==> flow/design.v <==
module fairArb (
	input logic [15:0] bids,
	output logic [15:0] wins,
	input logic get_next_win,
	input logic clk,
	input logic rst
		);
	parameter SIZE = 3;
	parameter S0=3'b000, S1=3'b001, S2=3'b010, S3=3'b011, S4=3'b100, S5=3'b101, S6=3'b110;
	logic [SIZE-1:0] state;
	logic [SIZE-1:0] next_state;
	logic [3:0] dec1;
	logic [3:0] dec2;
	logic [15:0] bid1;
	logic [15:0] bid2;
	logic [15:0] b [15:0];
	logic [15:0] d [15:0];
	logic [15:0] out_check;
	logic [3:0] new_priority;
	logic [3:0] pr_in;
	logic [15:0] bids_cycle_f;
	logic [3:0] priority_f;
	logic [3:0] priority_d;
	logic [15:0] wins_d;
	logic sB, sD;
	logic [1:0] sC;
	always @ (*) begin
		case (sC)
			2'b00: priority_d = dec2;
			2'b01: priority_d = priority_f;
			2'b10: priority_d = pr_in;
			2'b11: priority_d = 0;
		endcase
	end
	always @ (*) begin
		case (sB)
			1'b0: wins_d = bid1;
			1'b1: wins_d = bid2;
		endcase
	end
	always @ (*) begin
		case (sD)
			1'b0: begin
				bid2 = out_check;
				pr_in = new_priority + 1;
			end
			1'b1: begin
				bid2 = d[priority_f];
				pr_in = priority_f + 1;
			end
		endcase
	end
	always @ (*) begin
		bids_cycle_f = bids;
		next_state = S0;
		new_priority = 4'd0;
		out_check = 16'd0;
		if ((bids_cycle_f & 16'd1) != 16'b0) begin
			bid1 = 16'd1;
		end
		else if ((bids_cycle_f & 16'd2) != 16'b0) begin
			bid1 = 16'd2;
		end
		else if ((bids_cycle_f & 16'd4) != 16'b0) begin
			bid1 = 16'd4;
		end
		else if ((bids_cycle_f & 16'd8) != 16'b0) begin
			bid1 = 16'd8;
		end
		else if ((bids_cycle_f & 16'd16) != 16'b0) begin
			bid1 = 16'd16;
		end
		else if ((bids_cycle_f & 16'd32) != 16'b0) begin
			bid1 = 16'd32;
		end
		else if ((bids_cycle_f & 16'd64) != 16'b0) begin
			bid1 = 16'd64;
		end
		else if ((bids_cycle_f & 16'd128) != 16'b0) begin
			bid1 = 16'd128;
		end
		else if ((bids_cycle_f & 16'd256) != 16'b0) begin
			bid1 = 16'd256;
		end
		else if ((bids_cycle_f & 16'd512) != 16'b0) begin
			bid1 = 16'd512;
		end
		else if ((bids_cycle_f & 16'd1024) != 16'b0) begin
			bid1 = 16'd1024;
		end
		else if ((bids_cycle_f & 16'd2048) != 16'b0) begin
			bid1 = 16'd2048;
		end
		else if ((bids_cycle_f & 16'd4096) != 16'b0) begin
			bid1 = 16'd4096;
		end
		else if ((bids_cycle_f & 16'd8192) != 16'b0) begin
			bid1 = 16'd8192;
		end
		else if ((bids_cycle_f & 16'd16384) != 16'b0) begin
			bid1 = 16'd16384;
		end
		else if ((bids_cycle_f & 16'd32768) != 16'b0) begin
			bid1 = 16'd32768;
		end
		else begin
			bid1 = 0;
		end
		d[0] = bids_cycle_f & 16'd1;
		b[0] = (bids_cycle_f & 16'd1) >> 0;
		d[1] = bids_cycle_f & 16'd2;
		b[1] = (bids_cycle_f & 16'd2) >> 1;
		d[2] = bids_cycle_f & 16'd4;
		b[2] = (bids_cycle_f & 16'd4) >> 2;
		d[3] = bids_cycle_f & 16'd8;
		b[3] = (bids_cycle_f & 16'd8) >> 3;
		d[4] = bids_cycle_f & 16'd16;
		b[4] = (bids_cycle_f & 16'd16) >> 4;
		d[5] = bids_cycle_f & 16'd32;
		b[5] = (bids_cycle_f & 16'd32) >> 5;
		d[6] = bids_cycle_f & 16'd64;
		b[6] = (bids_cycle_f & 16'd64) >> 6;
		d[7] = bids_cycle_f & 16'd128;
		b[7] = (bids_cycle_f & 16'd128) >> 7;
		d[8] = bids_cycle_f & 16'd256;
		b[8] = (bids_cycle_f & 16'd256) >> 8;
		d[9] = bids_cycle_f & 16'd512;
		b[9] = (bids_cycle_f & 16'd512) >> 9;
		d[10] = bids_cycle_f & 16'd1024;
		b[10] = (bids_cycle_f & 16'd1024) >> 10;
		d[11] = bids_cycle_f & 16'd2048;
		b[11] = (bids_cycle_f & 16'd2048) >> 11;
		d[12] = bids_cycle_f & 16'd4096;
		b[12] = (bids_cycle_f & 16'd4096) >> 12;
		d[13] = bids_cycle_f & 16'd8192;
		b[13] = (bids_cycle_f & 16'd8192) >> 13;
		d[14] = bids_cycle_f & 16'd16384;
		b[14] = (bids_cycle_f & 16'd16384) >> 14;
		d[15] = bids_cycle_f & 16'd32768;
		b[15] = (bids_cycle_f & 16'd32768) >> 15;
                case (wins_d)
                16'd1: begin
                        dec1 = 0;
                end
                16'd2: begin
                        dec1 = 1;
                end
                16'd4: begin
                        dec1 = 2;
                end
                16'd8: begin
                        dec1 = 3;
                end
                16'd16: begin
                        dec1 = 4;
                end
                16'd32: begin
                        dec1 = 5;
                end
                16'd64: begin
                        dec1 = 6;
                end
                16'd128: begin
                        dec1 = 7;
                end
                16'd256: begin
                        dec1 = 8;
                end
                16'd512: begin
                        dec1 = 9;
                end
                16'd1024: begin
                        dec1 = 10;
                end
                16'd2048: begin
                        dec1 = 11;
                end
                16'd4096: begin
                        dec1 = 12;
                end
                16'd8192: begin
                        dec1 = 13;
                end
                16'd16384: begin
                        dec1 = 14;
                end
                16'd32768: begin
                        dec1 = 15;
                end
                default: begin
                        dec1 = 0;
                end
                endcase
		dec2 = dec1 + 1'b1;
		sD = b[priority_f] & 1'b1;
		if (bids_cycle_f == 16'b0) begin
			out_check = 16'b0;
			new_priority = new_priority;
		end
		else begin
			case (priority_f)
			5'd0: begin
			case (1'b1)
			b[1]: begin
			  new_priority = 1;
			  out_check = d[1];
			end
			b[2]: begin
			  new_priority = 2;
			  out_check = d[2];
			end
			b[3]: begin
			  new_priority = 3;
			  out_check = d[3];
			end
			b[4]: begin
			  new_priority = 4;
			  out_check = d[4];
			end
			b[5]: begin
			  new_priority = 5;
			  out_check = d[5];
			end
			b[6]: begin
			  new_priority = 6;
			  out_check = d[6];
			end
			b[7]: begin
			  new_priority = 7;
			  out_check = d[7];
			end
			b[8]: begin
			  new_priority = 8;
			  out_check = d[8];
			end
			b[9]: begin
			  new_priority = 9;
			  out_check = d[9];
			end
			b[10]: begin
			  new_priority = 10;
			  out_check = d[10];
			end
			b[11]: begin
			  new_priority = 11;
			  out_check = d[11];
			end
			b[12]: begin
			  new_priority = 12;
			  out_check = d[12];
			end
			b[13]: begin
			  new_priority = 13;
			  out_check = d[13];
			end
			b[14]: begin
			  new_priority = 14;
			  out_check = d[14];
			end
			b[15]: begin
			  new_priority = 15;
			  out_check = d[15];
			end
			endcase
			end
			5'd1: begin
			case (1'b1)
			b[2]: begin
			  new_priority = 2;
			  out_check = d[2];
			end
			b[3]: begin
			  new_priority = 3;
			  out_check = d[3];
			end
			b[4]: begin
			  new_priority = 4;
			  out_check = d[4];
			end
			b[5]: begin
			  new_priority = 5;
			  out_check = d[5];
			end
			b[6]: begin
			  new_priority = 6;
			  out_check = d[6];
			end
			b[7]: begin
			  new_priority = 7;
			  out_check = d[7];
			end
			b[8]: begin
			  new_priority = 8;
			  out_check = d[8];
			end
			b[9]: begin
			  new_priority = 9;
			  out_check = d[9];
			end
			b[10]: begin
			  new_priority = 10;
			  out_check = d[10];
			end
			b[11]: begin
			  new_priority = 11;
			  out_check = d[11];
			end
			b[12]: begin
			  new_priority = 12;
			  out_check = d[12];
			end
			b[13]: begin
			  new_priority = 13;
			  out_check = d[13];
			end
			b[14]: begin
			  new_priority = 14;
			  out_check = d[14];
			end
			b[15]: begin
			  new_priority = 15;
			  out_check = d[15];
			end
			b[0]: begin
			  new_priority = 0;
			  out_check = d[0];
			end
			endcase
			end
			5'd2: begin
			case (1'b1)
			b[3]: begin
			  new_priority = 3;
			  out_check = d[3];
			end
			b[4]: begin
			  new_priority = 4;
			  out_check = d[4];
			end
			b[5]: begin
			  new_priority = 5;
			  out_check = d[5];
			end
			b[6]: begin
			  new_priority = 6;
			  out_check = d[6];
			end
			b[7]: begin
			  new_priority = 7;
			  out_check = d[7];
			end
			b[8]: begin
			  new_priority = 8;
			  out_check = d[8];
			end
			b[9]: begin
			  new_priority = 9;
			  out_check = d[9];
			end
			b[10]: begin
			  new_priority = 10;
			  out_check = d[10];
			end
			b[11]: begin
			  new_priority = 11;
			  out_check = d[11];
			end
			b[12]: begin
			  new_priority = 12;
			  out_check = d[12];
			end
			b[13]: begin
			  new_priority = 13;
			  out_check = d[13];
			end
			b[14]: begin
			  new_priority = 14;
			  out_check = d[14];
			end
			b[15]: begin
			  new_priority = 15;
			  out_check = d[15];
			end
			b[0]: begin
			  new_priority = 0;
			  out_check = d[0];
			end
			b[1]: begin
			  new_priority = 1;
			  out_check = d[1];
			end
			endcase
			end
			5'd3: begin
			case (1'b1)
			b[4]: begin
			  new_priority = 4;
			  out_check = d[4];
			end
			b[5]: begin
			  new_priority = 5;
			  out_check = d[5];
			end
			b[6]: begin
			  new_priority = 6;
			  out_check = d[6];
			end
			b[7]: begin
			  new_priority = 7;
			  out_check = d[7];
			end
			b[8]: begin
			  new_priority = 8;
			  out_check = d[8];
			end
			b[9]: begin
			  new_priority = 9;
			  out_check = d[9];
			end
			b[10]: begin
			  new_priority = 10;
			  out_check = d[10];
			end
			b[11]: begin
			  new_priority = 11;
			  out_check = d[11];
			end
			b[12]: begin
			  new_priority = 12;
			  out_check = d[12];
			end
			b[13]: begin
			  new_priority = 13;
			  out_check = d[13];
			end
			b[14]: begin
			  new_priority = 14;
			  out_check = d[14];
			end
			b[15]: begin
			  new_priority = 15;
			  out_check = d[15];
			end
			b[0]: begin
			  new_priority = 0;
			  out_check = d[0];
			end
			b[1]: begin
			  new_priority = 1;
			  out_check = d[1];
			end
			b[2]: begin
			  new_priority = 2;
			  out_check = d[2];
			end
			endcase
			end
			5'd4: begin
			case (1'b1)
			b[5]: begin
			  new_priority = 5;
			  out_check = d[5];
			end
			b[6]: begin
			  new_priority = 6;
			  out_check = d[6];
			end
			b[7]: begin
			  new_priority = 7;
			  out_check = d[7];
			end
			b[8]: begin
			  new_priority = 8;
			  out_check = d[8];
			end
			b[9]: begin
			  new_priority = 9;
			  out_check = d[9];
			end
			b[10]: begin
			  new_priority = 10;
			  out_check = d[10];
			end
			b[11]: begin
			  new_priority = 11;
			  out_check = d[11];
			end
			b[12]: begin
			  new_priority = 12;
			  out_check = d[12];
			end
			b[13]: begin
			  new_priority = 13;
			  out_check = d[13];
			end
			b[14]: begin
			  new_priority = 14;
			  out_check = d[14];
			end
			b[15]: begin
			  new_priority = 15;
			  out_check = d[15];
			end
			b[0]: begin
			  new_priority = 0;
			  out_check = d[0];
			end
			b[1]: begin
			  new_priority = 1;
			  out_check = d[1];
			end
			b[2]: begin
			  new_priority = 2;
			  out_check = d[2];
			end
			b[3]: begin
			  new_priority = 3;
			  out_check = d[3];
			end
			endcase
			end
			5'd5: begin
			case (1'b1)
			b[6]: begin
			  new_priority = 6;
			  out_check = d[6];
			end
			b[7]: begin
			  new_priority = 7;
			  out_check = d[7];
			end
			b[8]: begin
			  new_priority = 8;
			  out_check = d[8];
			end
			b[9]: begin
			  new_priority = 9;
			  out_check = d[9];
			end
			b[10]: begin
			  new_priority = 10;
			  out_check = d[10];
			end
			b[11]: begin
			  new_priority = 11;
			  out_check = d[11];
			end
			b[12]: begin
			  new_priority = 12;
			  out_check = d[12];
			end
			b[13]: begin
			  new_priority = 13;
			  out_check = d[13];
			end
			b[14]: begin
			  new_priority = 14;
			  out_check = d[14];
			end
			b[15]: begin
			  new_priority = 15;
			  out_check = d[15];
			end
			b[0]: begin
			  new_priority = 0;
			  out_check = d[0];
			end
			b[1]: begin
			  new_priority = 1;
			  out_check = d[1];
			end
			b[2]: begin
			  new_priority = 2;
			  out_check = d[2];
			end
			b[3]: begin
			  new_priority = 3;
			  out_check = d[3];
			end
			b[4]: begin
			  new_priority = 4;
			  out_check = d[4];
			end
			endcase
			end
			5'd6: begin
			case (1'b1)
			b[7]: begin
			  new_priority = 7;
			  out_check = d[7];
			end
			b[8]: begin
			  new_priority = 8;
			  out_check = d[8];
			end
			b[9]: begin
			  new_priority = 9;
			  out_check = d[9];
			end
			b[10]: begin
			  new_priority = 10;
			  out_check = d[10];
			end
			b[11]: begin
			  new_priority = 11;
			  out_check = d[11];
			end
			b[12]: begin
			  new_priority = 12;
			  out_check = d[12];
			end
			b[13]: begin
			  new_priority = 13;
			  out_check = d[13];
			end
			b[14]: begin
			  new_priority = 14;
			  out_check = d[14];
			end
			b[15]: begin
			  new_priority = 15;
			  out_check = d[15];
			end
			b[0]: begin
			  new_priority = 0;
			  out_check = d[0];
			end
			b[1]: begin
			  new_priority = 1;
			  out_check = d[1];
			end
			b[2]: begin
			  new_priority = 2;
			  out_check = d[2];
			end
			b[3]: begin
			  new_priority = 3;
			  out_check = d[3];
			end
			b[4]: begin
			  new_priority = 4;
			  out_check = d[4];
			end
			b[5]: begin
			  new_priority = 5;
			  out_check = d[5];
			end
			endcase
			end
			5'd7: begin
			case (1'b1)
			b[8]: begin
			  new_priority = 8;
			  out_check = d[8];
			end
			b[9]: begin
			  new_priority = 9;
			  out_check = d[9];
			end
			b[10]: begin
			  new_priority = 10;
			  out_check = d[10];
			end
			b[11]: begin
			  new_priority = 11;
			  out_check = d[11];
			end
			b[12]: begin
			  new_priority = 12;
			  out_check = d[12];
			end
			b[13]: begin
			  new_priority = 13;
			  out_check = d[13];
			end
			b[14]: begin
			  new_priority = 14;
			  out_check = d[14];
			end
			b[15]: begin
			  new_priority = 15;
			  out_check = d[15];
			end
			b[0]: begin
			  new_priority = 0;
			  out_check = d[0];
			end
			b[1]: begin
			  new_priority = 1;
			  out_check = d[1];
			end
			b[2]: begin
			  new_priority = 2;
			  out_check = d[2];
			end
			b[3]: begin
			  new_priority = 3;
			  out_check = d[3];
			end
			b[4]: begin
			  new_priority = 4;
			  out_check = d[4];
			end
			b[5]: begin
			  new_priority = 5;
			  out_check = d[5];
			end
			b[6]: begin
			  new_priority = 6;
			  out_check = d[6];
			end
			endcase
			end
			5'd8: begin
			case (1'b1)
			b[9]: begin
			  new_priority = 9;
			  out_check = d[9];
			end
			b[10]: begin
			  new_priority = 10;
			  out_check = d[10];
			end
			b[11]: begin
			  new_priority = 11;
			  out_check = d[11];
			end
			b[12]: begin
			  new_priority = 12;
			  out_check = d[12];
			end
			b[13]: begin
			  new_priority = 13;
			  out_check = d[13];
			end
			b[14]: begin
			  new_priority = 14;
			  out_check = d[14];
			end
			b[15]: begin
			  new_priority = 15;
			  out_check = d[15];
			end
			b[0]: begin
			  new_priority = 0;
			  out_check = d[0];
			end
			b[1]: begin
			  new_priority = 1;
			  out_check = d[1];
			end
			b[2]: begin
			  new_priority = 2;
			  out_check = d[2];
			end
			b[3]: begin
			  new_priority = 3;
			  out_check = d[3];
			end
			b[4]: begin
			  new_priority = 4;
			  out_check = d[4];
			end
			b[5]: begin
			  new_priority = 5;
			  out_check = d[5];
			end
			b[6]: begin
			  new_priority = 6;
			  out_check = d[6];
			end
			b[7]: begin
			  new_priority = 7;
			  out_check = d[7];
			end
			endcase
			end
			5'd9: begin
			case (1'b1)
			b[10]: begin
			  new_priority = 10;
			  out_check = d[10];
			end
			b[11]: begin
			  new_priority = 11;
			  out_check = d[11];
			end
			b[12]: begin
			  new_priority = 12;
			  out_check = d[12];
			end
			b[13]: begin
			  new_priority = 13;
			  out_check = d[13];
			end
			b[14]: begin
			  new_priority = 14;
			  out_check = d[14];
			end
			b[15]: begin
			  new_priority = 15;
			  out_check = d[15];
			end
			b[0]: begin
			  new_priority = 0;
			  out_check = d[0];
			end
			b[1]: begin
			  new_priority = 1;
			  out_check = d[1];
			end
			b[2]: begin
			  new_priority = 2;
			  out_check = d[2];
			end
			b[3]: begin
			  new_priority = 3;
			  out_check = d[3];
			end
			b[4]: begin
			  new_priority = 4;
			  out_check = d[4];
			end
			b[5]: begin
			  new_priority = 5;
			  out_check = d[5];
			end
			b[6]: begin
			  new_priority = 6;
			  out_check = d[6];
			end
			b[7]: begin
			  new_priority = 7;
			  out_check = d[7];
			end
			b[8]: begin
			  new_priority = 8;
			  out_check = d[8];
			end
			endcase
			end
			5'd10: begin
			case (1'b1)
			b[11]: begin
			  new_priority = 11;
			  out_check = d[11];
			end
			b[12]: begin
			  new_priority = 12;
			  out_check = d[12];
			end
			b[13]: begin
			  new_priority = 13;
			  out_check = d[13];
			end
			b[14]: begin
			  new_priority = 14;
			  out_check = d[14];
			end
			b[15]: begin
			  new_priority = 15;
			  out_check = d[15];
			end
			b[0]: begin
			  new_priority = 0;
			  out_check = d[0];
			end
			b[1]: begin
			  new_priority = 1;
			  out_check = d[1];
			end
			b[2]: begin
			  new_priority = 2;
			  out_check = d[2];
			end
			b[3]: begin
			  new_priority = 3;
			  out_check = d[3];
			end
			b[4]: begin
			  new_priority = 4;
			  out_check = d[4];
			end
			b[5]: begin
			  new_priority = 5;
			  out_check = d[5];
			end
			b[6]: begin
			  new_priority = 6;
			  out_check = d[6];
			end
			b[7]: begin
			  new_priority = 7;
			  out_check = d[7];
			end
			b[8]: begin
			  new_priority = 8;
			  out_check = d[8];
			end
			b[9]: begin
			  new_priority = 9;
			  out_check = d[9];
			end
			endcase
			end
			5'd11: begin
			case (1'b1)
			b[12]: begin
			  new_priority = 12;
			  out_check = d[12];
			end
			b[13]: begin
			  new_priority = 13;
			  out_check = d[13];
			end
			b[14]: begin
			  new_priority = 14;
			  out_check = d[14];
			end
			b[15]: begin
			  new_priority = 15;
			  out_check = d[15];
			end
			b[0]: begin
			  new_priority = 0;
			  out_check = d[0];
			end
			b[1]: begin
			  new_priority = 1;
			  out_check = d[1];
			end
			b[2]: begin
			  new_priority = 2;
			  out_check = d[2];
			end
			b[3]: begin
			  new_priority = 3;
			  out_check = d[3];
			end
			b[4]: begin
			  new_priority = 4;
			  out_check = d[4];
			end
			b[5]: begin
			  new_priority = 5;
			  out_check = d[5];
			end
			b[6]: begin
			  new_priority = 6;
			  out_check = d[6];
			end
			b[7]: begin
			  new_priority = 7;
			  out_check = d[7];
			end
			b[8]: begin
			  new_priority = 8;
			  out_check = d[8];
			end
			b[9]: begin
			  new_priority = 9;
			  out_check = d[9];
			end
			b[10]: begin
			  new_priority = 10;
			  out_check = d[10];
			end
			endcase
			end
			5'd12: begin
			case (1'b1)
			b[13]: begin
			  new_priority = 13;
			  out_check = d[13];
			end
			b[14]: begin
			  new_priority = 14;
			  out_check = d[14];
			end
			b[15]: begin
			  new_priority = 15;
			  out_check = d[15];
			end
			b[0]: begin
			  new_priority = 0;
			  out_check = d[0];
			end
			b[1]: begin
			  new_priority = 1;
			  out_check = d[1];
			end
			b[2]: begin
			  new_priority = 2;
			  out_check = d[2];
			end
			b[3]: begin
			  new_priority = 3;
			  out_check = d[3];
			end
			b[4]: begin
			  new_priority = 4;
			  out_check = d[4];
			end
			b[5]: begin
			  new_priority = 5;
			  out_check = d[5];
			end
			b[6]: begin
			  new_priority = 6;
			  out_check = d[6];
			end
			b[7]: begin
			  new_priority = 7;
			  out_check = d[7];
			end
			b[8]: begin
			  new_priority = 8;
			  out_check = d[8];
			end
			b[9]: begin
			  new_priority = 9;
			  out_check = d[9];
			end
			b[10]: begin
			  new_priority = 10;
			  out_check = d[10];
			end
			b[11]: begin
			  new_priority = 11;
			  out_check = d[11];
			end
			endcase
			end
			5'd13: begin
			case (1'b1)
			b[14]: begin
			  new_priority = 14;
			  out_check = d[14];
			end
			b[15]: begin
			  new_priority = 15;
			  out_check = d[15];
			end
			b[0]: begin
			  new_priority = 0;
			  out_check = d[0];
			end
			b[1]: begin
			  new_priority = 1;
			  out_check = d[1];
			end
			b[2]: begin
			  new_priority = 2;
			  out_check = d[2];
			end
			b[3]: begin
			  new_priority = 3;
			  out_check = d[3];
			end
			b[4]: begin
			  new_priority = 4;
			  out_check = d[4];
			end
			b[5]: begin
			  new_priority = 5;
			  out_check = d[5];
			end
			b[6]: begin
			  new_priority = 6;
			  out_check = d[6];
			end
			b[7]: begin
			  new_priority = 7;
			  out_check = d[7];
			end
			b[8]: begin
			  new_priority = 8;
			  out_check = d[8];
			end
			b[9]: begin
			  new_priority = 9;
			  out_check = d[9];
			end
			b[10]: begin
			  new_priority = 10;
			  out_check = d[10];
			end
			b[11]: begin
			  new_priority = 11;
			  out_check = d[11];
			end
			b[12]: begin
			  new_priority = 12;
			  out_check = d[12];
			end
			endcase
			end
			5'd14: begin
			case (1'b1)
			b[15]: begin
			  new_priority = 15;
			  out_check = d[15];
			end
			b[0]: begin
			  new_priority = 0;
			  out_check = d[0];
			end
			b[1]: begin
			  new_priority = 1;
			  out_check = d[1];
			end
			b[2]: begin
			  new_priority = 2;
			  out_check = d[2];
			end
			b[3]: begin
			  new_priority = 3;
			  out_check = d[3];
			end
			b[4]: begin
			  new_priority = 4;
			  out_check = d[4];
			end
			b[5]: begin
			  new_priority = 5;
			  out_check = d[5];
			end
			b[6]: begin
			  new_priority = 6;
			  out_check = d[6];
			end
			b[7]: begin
			  new_priority = 7;
			  out_check = d[7];
			end
			b[8]: begin
			  new_priority = 8;
			  out_check = d[8];
			end
			b[9]: begin
			  new_priority = 9;
			  out_check = d[9];
			end
			b[10]: begin
			  new_priority = 10;
			  out_check = d[10];
			end
			b[11]: begin
			  new_priority = 11;
			  out_check = d[11];
			end
			b[12]: begin
			  new_priority = 12;
			  out_check = d[12];
			end
			b[13]: begin
			  new_priority = 13;
			  out_check = d[13];
			end
			endcase
			end
			5'd15: begin
			case (1'b1)
			b[0]: begin
			  new_priority = 0;
			  out_check = d[0];
			end
			b[1]: begin
			  new_priority = 1;
			  out_check = d[1];
			end
			b[2]: begin
			  new_priority = 2;
			  out_check = d[2];
			end
			b[3]: begin
			  new_priority = 3;
			  out_check = d[3];
			end
			b[4]: begin
			  new_priority = 4;
			  out_check = d[4];
			end
			b[5]: begin
			  new_priority = 5;
			  out_check = d[5];
			end
			b[6]: begin
			  new_priority = 6;
			  out_check = d[6];
			end
			b[7]: begin
			  new_priority = 7;
			  out_check = d[7];
			end
			b[8]: begin
			  new_priority = 8;
			  out_check = d[8];
			end
			b[9]: begin
			  new_priority = 9;
			  out_check = d[9];
			end
			b[10]: begin
			  new_priority = 10;
			  out_check = d[10];
			end
			b[11]: begin
			  new_priority = 11;
			  out_check = d[11];
			end
			b[12]: begin
			  new_priority = 12;
			  out_check = d[12];
			end
			b[13]: begin
			  new_priority = 13;
			  out_check = d[13];
			end
			b[14]: begin
			  new_priority = 14;
			  out_check = d[14];
			end
			endcase
			end
			endcase
		end
        case (state)
        S0: begin
			sB = 0;
			sC = 2'b11;
			next_state = S1;
        end
        S1: begin
			sB = 0;
			sC = 2'b00;
			next_state = S2;
		end
		S2: begin
			sB = 1;
			if (get_next_win == 1)  begin
				if (bids_cycle_f == 16'b0) begin
					sC = 2'b01;
				end
				else begin
					sC = 2'b10;
				end
			end
			else begin
				sC = 2'b01;
			end
			next_state = S2;
		end
		default: begin
			sC = 2'b11;
			sB = 0;
		end
		endcase
	end
	always @ (posedge clk) begin
		if (~rst) begin
			wins <= 0;
		end
		else begin
			wins <= wins_d;
		end
	end
	always @ (posedge clk) begin
		if (~rst) begin
			priority_f <= 0;
		end
		else begin
			priority_f <= priority_d;
		end
	end
	always @ (posedge clk) begin
		if (~rst) begin
			state <= S0;
		end
		else begin
			state <= next_state;
		end
	end
endmodule
From RTL to reports: fairArb --
What the tools print for fairArb, step after step. Lines are those of the file above, counted from 1. Library cell names are shortened. The mark n/a stands for no value.
Design: design top fairArb, clock input clk, library sky130hd, timing corner tt_025C_1v80

Word level --
Yosys after proc, flatten, opt, wreduce and memory -nomap, before mapping. Print and check cells are not counted. Equal cells are merged and count once.
Operators by class: $add $sub $neg 3, multipliers 0, div/mod/pow operators 0, $lt $le $gt $ge 0, equality and inequality tests 35, shift operators 0, muxes and demuxes 482, bitwise logic cells 2, reductions and logical operators 5
Operators with widths (number):
- 16-bit 2-to-1 mux | 122
- 4-bit 2-to-1 mux | 195
- 16-bit case mux with 16-bit select | 2
- 15-bit 2-to-1 mux | 15
- 14-bit 2-to-1 mux | 14
- 13-bit 2-to-1 mux | 13
- 12-bit 2-to-1 mux | 12
- 11-bit 2-to-1 mux | 11
- 10-bit 2-to-1 mux | 10
- 3-bit 2-to-1 mux | 29
- 9-bit 2-to-1 mux | 9
- 4-bit case mux with 16-bit select | 1
- 16-bit case mux with 2-bit select | 2
- 8-bit 2-to-1 mux | 8
- 4-bit case mux with 15-bit select | 1
- 7-bit 2-to-1 mux | 7
- 6-bit 2-to-1 mux | 6
- 4-bit equality test (second input constant) | 8
- 5-bit 2-to-1 mux | 5
- 2-bit 2-to-1 mux | 11
- 16-bit by 10-bit equality test with 1-bit output (second input constant) | 1
- 16-bit by 11-bit equality test with 1-bit output (second input constant) | 1
- 16-bit by 12-bit equality test with 1-bit output (second input constant) | 1
- 16-bit by 13-bit equality test with 1-bit output (second input constant) | 1
- 16-bit by 14-bit equality test with 1-bit output (second input constant) | 1
- 16-bit by 15-bit equality test with 1-bit output (second input constant) | 1
- 16-bit equality test (second input constant) | 1
- 16-bit by 2-bit equality test with 1-bit output (second input constant) | 1
Other operator kinds: 26; their cells: 38.
Bit counts: register bits after elaboration 23, bits in latches 0, memory bits (writable) 0, memory bits (read-only) 0, word width x clocked read ports 0, memory cells 0, output and inout port bits 16, elaborated cells 530

Depth --
Longest topological path by Yosys (ltp), each cell counted once; first at word level (registers and memories cut), then after technology mapping (sequential cells cut; the memories' decode and read muxes count).
Depth: word-level depth 23, ABC_AREA 0, gate-level depth with buffers 17, mapped depth without buffers 15

Mapped cells and area --
Source: synth_stat.txt of the flow (Yosys; design flattened, memories mapped). It holds for the ABC_AREA given above (unset counts as 0); a run with the other value may have another netlist. The area totals of this step are shown rounded.
Synthesis totals: cell count 379, synthesis area 0.0027 sq mm, flip-flop cells 23
Cells by type:
- dfxtp_1 | number 23, total area 460.442 sq um
- a21oi_1 | number 25, total area 125.12 sq um
- nand2_1 | number 32, total area 120.115 sq um
- nor2_1 | number 31, total area 116.362 sq um
- o21ai_0 | number 20, total area 100.096 sq um
- nand3_1 | number 18, total area 90.086 sq um
- nor2b_1 | number 14, total area 87.584 sq um
- nor3_1 | number 14, total area 70.067 sq um
- nor4_4 | number 3, total area 63.811 sq um
- nand2b_1 | number 9, total area 56.304 sq um
- nand4_1 | number 9, total area 56.304 sq um
- clkbuf_1 | number 14, total area 52.55 sq um
- nor3b_1 | number 7, total area 52.55 sq um
- a31oi_1 | number 8, total area 50.048 sq um
- and2_1 | number 8, total area 50.048 sq um
- buf_2 | number 9, total area 45.043 sq um
- o211ai_1 | number 6, total area 45.043 sq um
- o31ai_1 | number 6, total area 45.043 sq um
Not listed: further types 66, cells in them 123.

Worst setup path after synthesis --
OpenSTA on the mapped netlist: ideal clock, no wires. The path of least setup slack (recovery checks aside). Input and output delay are each 20% of the period. Register names are those of the netlist, which keeps one name where synthesis merged equal registers.
Timing path post-synthesis: path type input to register, from input bids[2], to register priority_f[2], period 4.0 ns, external input delay 0.800 ns, time at the first pin 0.800 ns, data arrival time 3.343 ns, path slack 0.588 ns, delay of the path 2.612 ns, stages on the path 14, synthesis period reached 3.412 ns
"delay of the path" = arrival - input delay + setup time. "stages on the path": output pins that drive a net of the path, with the launching flip-flop's if there is one; two outputs of one cell count as two. "synthesis period reached" is the clock period less the worst setup slack; recovery checks do not enter. This is arithmetic on one report: input and output delays are still those of the set period (20% each). The rows between start and end are the longest chain of elaborated cells between them; the timing report does not say that the signal goes this way. Where chains are equally long, one stands for them. A line is the first line of the expression or statement that the cell stems from. Yosys adds cells for indexed reads and writes and turns some case tables into memories.
On the way, post-synthesis: cells stage by stage buf_6 > or3b_1 > a2111o_1 > o2111ai_1 > a211oi_1 > o311a_1 > nor3_1 > nor2_1 > nand4_1 > ha_1 > inv_1 > and4b_1 > a211o_1 > a21oi_2, length of the longest elaborated chain 23, elaborated cells on any way between the ends 277, those cells by class add/sub: 2; eq/ne: 18; mux: 254; logic: 1; reduce/logical: 2
Ends and longest elaborated chain, post-synthesis:
- start: declaration | line 2 | input logic [15:0] bids,
- 3-bit 2-to-1 mux x3 | line 395 | case (1'b1)
- 16-bit 2-to-1 mux x12 | line 395
- 16-bit case mux with 16-bit select | line 201 | case (priority_f)
- 16-bit 2-to-1 mux | line 196 | if (bids_cycle_f == 16'b0) begin
- 16-bit case mux with 2-bit select | line 42 | case (sD)
- 16-bit case mux with 2-bit select | line 36 | case (sB)
- 16-bit equality test | line 141 | case (wins_d)
- 4-bit case mux with 15-bit select | line 141
- 4-bit by 1-bit adder with 4-bit output | line 194 | dec2 = dec1 + 1'b1;
- 4-bit case mux with 3-bit select | line 28 | case (sC)
- end: assignment | line 1270 | priority_f <= 0;
- end: assignment | line 1273 | priority_f <= priority_d;
- end: declaration | line 22 | logic [3:0] priority_f;

Timing after layout --
From the final timing report of run 1: the path of least setup slack in the routed layout; clock arrival at registers is part of the times.
Timing path post-layout: path type input to register, from input bids[2], to register priority_f[2], period 4.0 ns, external input delay 0.80 ns, time at the first pin 0.80 ns, data arrival time 4.02 ns, path slack 0.17 ns, stages on the path 15
The rows between start and end are the longest chain of elaborated cells between them; the timing report does not say that the signal goes this way. Where chains are equally long, one stands for them.
On the way, post-layout: cells stage by stage clkdlybuf4s50_1 > buf_4 > or4_4 > nor2_8 > nand3_2 > nand2_4 > nor2_4 > a22oi_1 > and4_1 > nand4_1 > ha_1 > inv_1 > a41oi_1 > a211o_1 > a21oi_2, length of the longest elaborated chain 23, elaborated cells on any way between the ends 277, those cells by class add/sub: 2; eq/ne: 18; mux: 254; logic: 1; reduce/logical: 2
Ends and longest elaborated chain, post-layout:
- start: declaration | line 2 | input logic [15:0] bids,
- 3-bit 2-to-1 mux x3 | line 395 | case (1'b1)
- 16-bit 2-to-1 mux x12 | line 395
- 16-bit case mux with 16-bit select | line 201 | case (priority_f)
- 16-bit 2-to-1 mux | line 196 | if (bids_cycle_f == 16'b0) begin
- 16-bit case mux with 2-bit select | line 42 | case (sD)
- 16-bit case mux with 2-bit select | line 36 | case (sB)
- 16-bit equality test | line 141 | case (wins_d)
- 4-bit case mux with 15-bit select | line 141
- 4-bit by 1-bit adder with 4-bit output | line 194 | dec2 = dec1 + 1'b1;
- 4-bit case mux with 3-bit select | line 28 | case (sC)
- end: assignment | line 1270 | priority_f <= 0;
- end: assignment | line 1273 | priority_f <= priority_d;
- end: declaration | line 22 | logic [3:0] priority_f;

Add stored flow runs of fairArb

fairArb through Yosys and OpenROAD on sky130hd: 3 stored runs, unordered, with their settings and measured results. The constraints put input and output delay at 20% of the set period each and load the outputs with 0.01 pF.
"achieved clock period": clock period set for the run, less the worst setup slack. It is reckoned from that one timing run; input and output delays stay at 20% of the period that was set.
"time on the worst setup path": the worst setup path's part of the clock period (all of it between registers, 20% less for each end at a port) less its slack. A launch clock that arrives late makes it longer, a capture clock that arrives late makes it shorter.
Values from the reports are rounded here.

* Run 1 | settings: CORE_UTILIZATION 40; MAX_ROUTING_LAYER met4; TNS_END_PERCENT 85; period_ns 4.0; CAP_MARGIN 20; CORE_MARGIN 2; SLEW_MARGIN 20 | results: time on the worst setup path 3.03 ns; kind of the worst setup path input to register; worst hold slack 0.449 ns; lowest setup slack 0.167 ns; die outline area 0.00741 sq mm; achieved clock period 3.833 ns; standard-cell area of the final layout 0.00363 sq mm; utilization in the final report 0.565; synthesized cell area 0.0027 sq mm
* Run 2 | settings: CORE_UTILIZATION 70; period_ns 3.75; CAP_MARGIN 20; CORE_MARGIN 2; SLEW_MARGIN 20 | incomplete, clock tree synthesis halted on DPL-0033
* Run 3 | settings: CELL_PAD_IN_SITES_DETAIL_PLACEMENT 2; CORE_UTILIZATION 40; GPL_TIMING_DRIVEN 0; MAX_ROUTING_LAYER met4; MIN_ROUTING_LAYER met2; PLACE_DENSITY_LB_ADDON 0.01; TNS_END_PERCENT 95; period_ns 4.0; CAP_MARGIN 20; CORE_MARGIN 2; SLEW_MARGIN 20 | incomplete, routing halted on GRT-0116
